==> flow/design.v <==
`timescale 1ns / 1ps
module alu_top(
    input             clk,
    input      [31:0] a_in,
    input      [31:0] b_in,
    input      [3:0]  aluc_in,
    output reg [31:0] r_out,
    output reg        zero_out,
    output reg        overflow_out
    );
    reg  [31:0] a_q, b_q;
    reg  [3:0]  aluc_q;
    wire [31:0] r;
    wire        zero, overflow;
    alu u_alu(.a(a_q), .b(b_q), .overflow(overflow), .zero(zero), .r(r), .aluc(aluc_q));
    always @(posedge clk) begin
        a_q          <= a_in;
        b_q          <= b_in;
        aluc_q       <= aluc_in;
        r_out        <= r;
        zero_out     <= zero;
        overflow_out <= overflow;
    end
endmodule

`timescale 1ns / 1ps
module alu(
    input [31:0]a,
    input [31:0]b,
    output overflow,
    output zero,
    output [31:0]r,
    input [3:0] aluc   
    );
    parameter Add    =    3'b000;     
    parameter Addu    =    3'b010;     
    parameter Sub    =     3'b001;     
    parameter Subu    =    3'b011;     
    parameter And    =    3'b100;     
    parameter Or    =    3'b101;     
    parameter Xor    =    3'b110;     
	 parameter Lui1    =    3'b111;     
	 wire signed [31:0] sa=a,sb=b;
	 reg [32:0]result;
always@(*)begin
        case(aluc)
            Addu: begin
                result=a+b;
            end
            Subu: begin
                result=a-b;
            end
            Add: begin
                result=sa+sb;
            end
            Sub: begin
                result=sa-sb;
            end
            And: begin
                result=a&b;
            end
            Or: begin
                result=a|b;
            end
            Xor: begin
                result=a^b;
            end
            Lui1: begin
				result = {b[15:0], 16'b0};
				end
            default:
                result=a+b;
        endcase
    end
    assign r=result[31:0];
    assign zero=(r==32'b0)?1:0;
    assign overflow=result[32];
endmodule
## Step by step through the tools: alu_top

The steps from the RTL of alu_top to its reports follow in flow order.
Line numbers count from 1 in the design file above.
Cell names lack the library's common part.
The mark -- stands for no value.

- Top: alu_top
- Clock port: clk
- Standard-cell library: sky130hd
- Timing corner: tt_025C_1v80

## After elaboration

Counts by Yosys on the flattened word-level netlist (proc, flatten, opt, wreduce; memories kept). Register bits leave out memories and registers merged into their read ports (data or address); mux counts leave out enables and synchronous resets folded into registers. Print and check cells are left out.

- Register bits: 102
- Input bits: 69
- Output and inout bits: 34
- Word-level cells: 23

- $add $sub $neg: 4
- Eq/ne operators: 6
- Multiplexer cells: 2
- Bitwise operators: 3
- Reductions and logical operators: 2

Operators by type and width:

| cell | number |
|---|---|
| parallel mux 33 bit (select 7 bit) | 1 |
| adder 32 x 32 -> 33 bit | 2 |
| subtractor 32 x 32 -> 33 bit | 2 |
| bitwise AND 32 bit | 1 |
| OR 32 bit | 1 |
| XOR 32 bit | 1 |
| logical NOT 32 bit | 1 |
| == test 4 x 3 -> 1 bit with constant B | 4 |
| == test 4 x 1 -> 1 bit with constant B | 1 |
| == test 4 x 2 -> 1 bit with constant B | 1 |
| logical NOT 4 bit | 1 |
| two-way mux 1 bit | 1 |

## Logic depth

Depth = most cells in a row (Yosys ltp): at word level without a register or memory, in the mapped netlist without a sequential cell, where the memories' decode and read muxes count.

- Depth after elaboration: 4
- ABC_AREA: 1
- Depth in mapped cells: 29
- Mapped depth without buffers: 29

## Mapped cells and area

Yosys stat after the flow's synthesis: flattened, memories mapped to cells. It holds for the ABC_AREA given above (unset counts as 0); a run with the other value may have another netlist.
The area totals of this step are shown rounded.

Cell types:

| cell | number | area in all (sq um) |
|---|---|---|
| dfxtp_1 | 102 | 2.04E+03 |
| nand2_1 | 502 | 1.88E+03 |
| ha_1 | 128 | 1.6E+03 |
| inv_1 | 291 | 1.09E+03 |
| nand3_1 | 163 | 815.782 |
| nor2_1 | 180 | 675.648 |
| o21ai_0 | 123 | 615.59 |
| a21oi_1 | 66 | 330.317 |
| xor2_1 | 30 | 262.752 |
| nand3b_1 | 21 | 157.651 |
| a221oi_1 | 16 | 140.134 |
| nand4_1 | 19 | 118.864 |
| nor3_1 | 14 | 70.067 |
| clkbuf_1 | 17 | 63.811 |
| o21bai_1 | 6 | 45.043 |
| fa_1 | 2 | 40.038 |
| nor3_4 | 2 | 32.531 |
| buf_2 | 6 | 30.029 |

Other cell types: 19; their cells: 40.

- Standard cells after synthesis: 1728
- Synthesis area: 10300 sq um
- Sequential area: 2040 sq um
- Mapped flip-flops: 102

## Worst setup path after synthesis

Source: OpenSTA report_checks on the synthesized netlist (no wires, ideal clock, input and output delay 20% of the period each), path of least setup slack; recovery checks are left aside. Register names are those of the netlist, which keeps one name where synthesis merged equal registers.

- Path type: flip-flop to flip-flop
- Start: register b_q[1]
- End: register zero_out
- Clock period: 6.0 ns
- Setup time: 0.064 ns
- Launch time at the first pin: 0.000 ns
- Arrival: 3.171 ns
- Data required time: 5.936 ns
- Path slack: 2.765 ns
- Path delay: 3.235 ns
- Stages on the path: 26
- Synthesis period reached: 3.235 ns

"path delay" = arrival - input delay + setup time.
"stages on the path" counts driving pins, that of a launching flip-flop among them; a cell with two outputs on the path counts twice.
"synthesis period reached" is the clock period less the worst setup slack; recovery checks do not enter. This is arithmetic on one report: input and output delays are still those of the set period (20% each).
The rows between start and end are the longest chain of elaborated cells between them; the timing report does not say that the signal goes this way. Where chains are equally long, one stands for them.
A line is the first line of the expression or statement that the cell stems from. Yosys adds cells for indexed reads and writes and turns some case tables into memories.

- Path through: dfxtp_1 > inv_1 > ha_1 > nand2_1 > nor2_2 > nand2_1 > nor2_1 > nand4_1 > nor2_2 > nand4_1 > xor2_1 > nand2_1 > o21ai_0 > ha_1 > nand2_1 > nor2_1 > inv_1 > nor4_1 > nand2_1 > a21oi_1 > nor2_1 > nor2_1 > nand2_1 > nor2_1 > nand2_1 > nor2_1
- Length of the longest elaborated chain: 4

RTL lines, path after synthesis:

| item | line | RTL |
|---|---|---|
| start: declaration | 11 | `reg  [31:0] a_q, b_q;` |
| start: assignment | 18 | `b_q          <= b_in;` |
| adder 32 x 32 -> 33 bit | 72 | `result=a+b;` |
| parallel mux 33 bit (select 7 bit) | 46 | `case(aluc)` |
| logical NOT 32 bit | 76 | `assign zero=(r==32'b0)?1:0;` |
| two-way mux 1 bit | 76 |  |
| end: assignment | 21 | `zero_out     <= zero;` |
| end: declaration | 8 | `output reg        zero_out,` |

## Worst path after layout

From the final timing report of entry A: the path of least setup slack in the routed layout; clock arrival at registers is part of the times.

- Path type: flip-flop to flip-flop
- Start: register aluc_q[3]
- End: register zero_out
- Clock period: 6.54 ns
- Setup time: 0.06 ns
- Launch time at the first pin: 0.36 ns
- Arrival: 4.89 ns
- Data required time: 6.85 ns
- Path slack: 1.96 ns
- Stages on the path: 20

The rows between start and end are the longest chain of elaborated cells between them; the timing report does not say that the signal goes this way. Where chains are equally long, one stands for them.

- Path through: dfxtp_1 > inv_1 > nand3_2 > nor2_1 > inv_1 > clkbuf_1 > buf_2 > nand2_1 > o21ai_0 > ha_1 > nand3_1 > nand3_1 > nand3_1 > nand3_1 > o21ai_0 > and3_1 > nand3b_1 > nor2_1 > nand2_1 > nor2_1
- Length of the longest elaborated chain: 4

RTL lines, path after layout:

| item | line | RTL |
|---|---|---|
| start: declaration | 12 | `reg  [3:0]  aluc_q;` |
| start: assignment | 19 | `aluc_q       <= aluc_in;` |
| == test 4 x 3 -> 1 bit | 46 | `case(aluc)` |
| parallel mux 33 bit (select 7 bit) | 46 |  |
| logical NOT 32 bit | 76 | `assign zero=(r==32'b0)?1:0;` |
| two-way mux 1 bit | 76 |  |
| end: assignment | 21 | `zero_out     <= zero;` |
| end: declaration | 8 | `output reg        zero_out,` |

5 stored runs of alu_top in the flow (synthesis by Yosys, layout by OpenROAD, sky130hd cells), in arbitrary order. Constraints: input delay and output delay 20% of the set period each, output load 0.01 pF.
By "clock period achieved" is meant the clock period of the run minus its worst setup slack. This is arithmetic on one report: input and output delays are still those of the set period (20% each).
"critical path time" means the part of the period allowed to the worst setup path (the constraints hold back 20% at inputs and 20% at outputs) less its slack; where the path has registers, the arrival times of their clocks count too.
The measured numbers are rounded.

### Entry A

Settings: `ABC_AREA=1`, `CTS_CLUSTER_DIAMETER=104`, `GPL_ROUTABILITY_DRIVEN=1`, `GPL_TIMING_DRIVEN=0`, `PLACE_DENSITY_LB_ADDON=0.14`, `SLEW_MARGIN=35`, `period_ns=6.54`, `CAP_MARGIN=20`, `CORE_MARGIN=2`, `CORE_UTILIZATION=40`

- Synthesized cell area: 10300 sq um
- Setup slack of the worst path: 1.96 ns
- Clock period achieved: 4.582 ns
- Critical path time: 4.58 ns
- Critical path type: flip-flop to flip-flop
- Post-route utilization: 47.7 %
- Total die area: 27000 sq um
- Worst hold slack after layout: 0.712 ns

### Entry B

Settings: `CORE_UTILIZATION=40`, `SETUP_SLACK_MARGIN=-0.06`, `period_ns=5.73`, `CAP_MARGIN=20`, `CORE_MARGIN=2`, `SLEW_MARGIN=20`

- Synthesized cell area: 9160 sq um
- Setup slack of the worst path: 0.110 ns
- Clock period achieved: 5.620 ns
- Critical path time: 5.62 ns
- Critical path type: flip-flop to flip-flop
- Post-route utilization: 49.6 %
- Total die area: 24100 sq um
- Worst hold slack after layout: 0.820 ns

### Entry C

Settings: `ABC_AREA=0`, `CAP_MARGIN=40`, `CELL_PAD_IN_SITES_GLOBAL_PLACEMENT=1`, `CORE_ASPECT_RATIO=1.66`, `CTS_CLUSTER_DIAMETER=104`, `GPL_ROUTABILITY_DRIVEN=0`, `GPL_TIMING_DRIVEN=0`, `PLACE_DENSITY_LB_ADDON=0.14`, `SLEW_MARGIN=35`, `period_ns=5.83`, `CORE_MARGIN=2`, `CORE_UTILIZATION=40`

- Synthesized cell area: 9160 sq um
- Setup slack of the worst path: 0.104 ns
- Clock period achieved: 5.726 ns
- Critical path time: 5.73 ns
- Critical path type: flip-flop to flip-flop
- Post-route utilization: 50.6 %
- Total die area: 24200 sq um
- Worst hold slack after layout: 0.798 ns

### Entry D

Settings: `CELL_PAD_IN_SITES_GLOBAL_PLACEMENT=2`, `CORE_UTILIZATION=40`, `CTS_CLUSTER_SIZE=79`, `GPL_ROUTABILITY_DRIVEN=0`, `GPL_TIMING_DRIVEN=1`, `PLACE_DENSITY=0.86`, `period_ns=6.0`, `CAP_MARGIN=20`, `CORE_MARGIN=2`, `SLEW_MARGIN=20`

- Synthesized cell area: 9160 sq um
- Setup slack of the worst path: 0.231 ns
- Clock period achieved: 5.769 ns
- Critical path time: 5.77 ns
- Critical path type: flip-flop to flip-flop
- Post-route utilization: 49.0 %
- Total die area: 24100 sq um
- Worst hold slack after layout: 0.781 ns

### Entry E

Settings: `ABC_AREA=0`, `CORE_UTILIZATION=18`, `CTS_CLUSTER_DIAMETER=180`, `PLACE_DENSITY=0.71`, `SETUP_SLACK_MARGIN=0.63`, `TNS_END_PERCENT=10`, `period_ns=8.71`, `CAP_MARGIN=20`, `CORE_MARGIN=2`, `SLEW_MARGIN=20`

- Synthesized cell area: 9160 sq um
- Setup slack of the worst path: 2.32 ns
- Clock period achieved: 6.389 ns
- Critical path time: 6.39 ns
- Critical path type: flip-flop to flip-flop
- Post-route utilization: 22.2 %
- Total die area: 52700 sq um
- Worst hold slack after layout: 0.763 ns
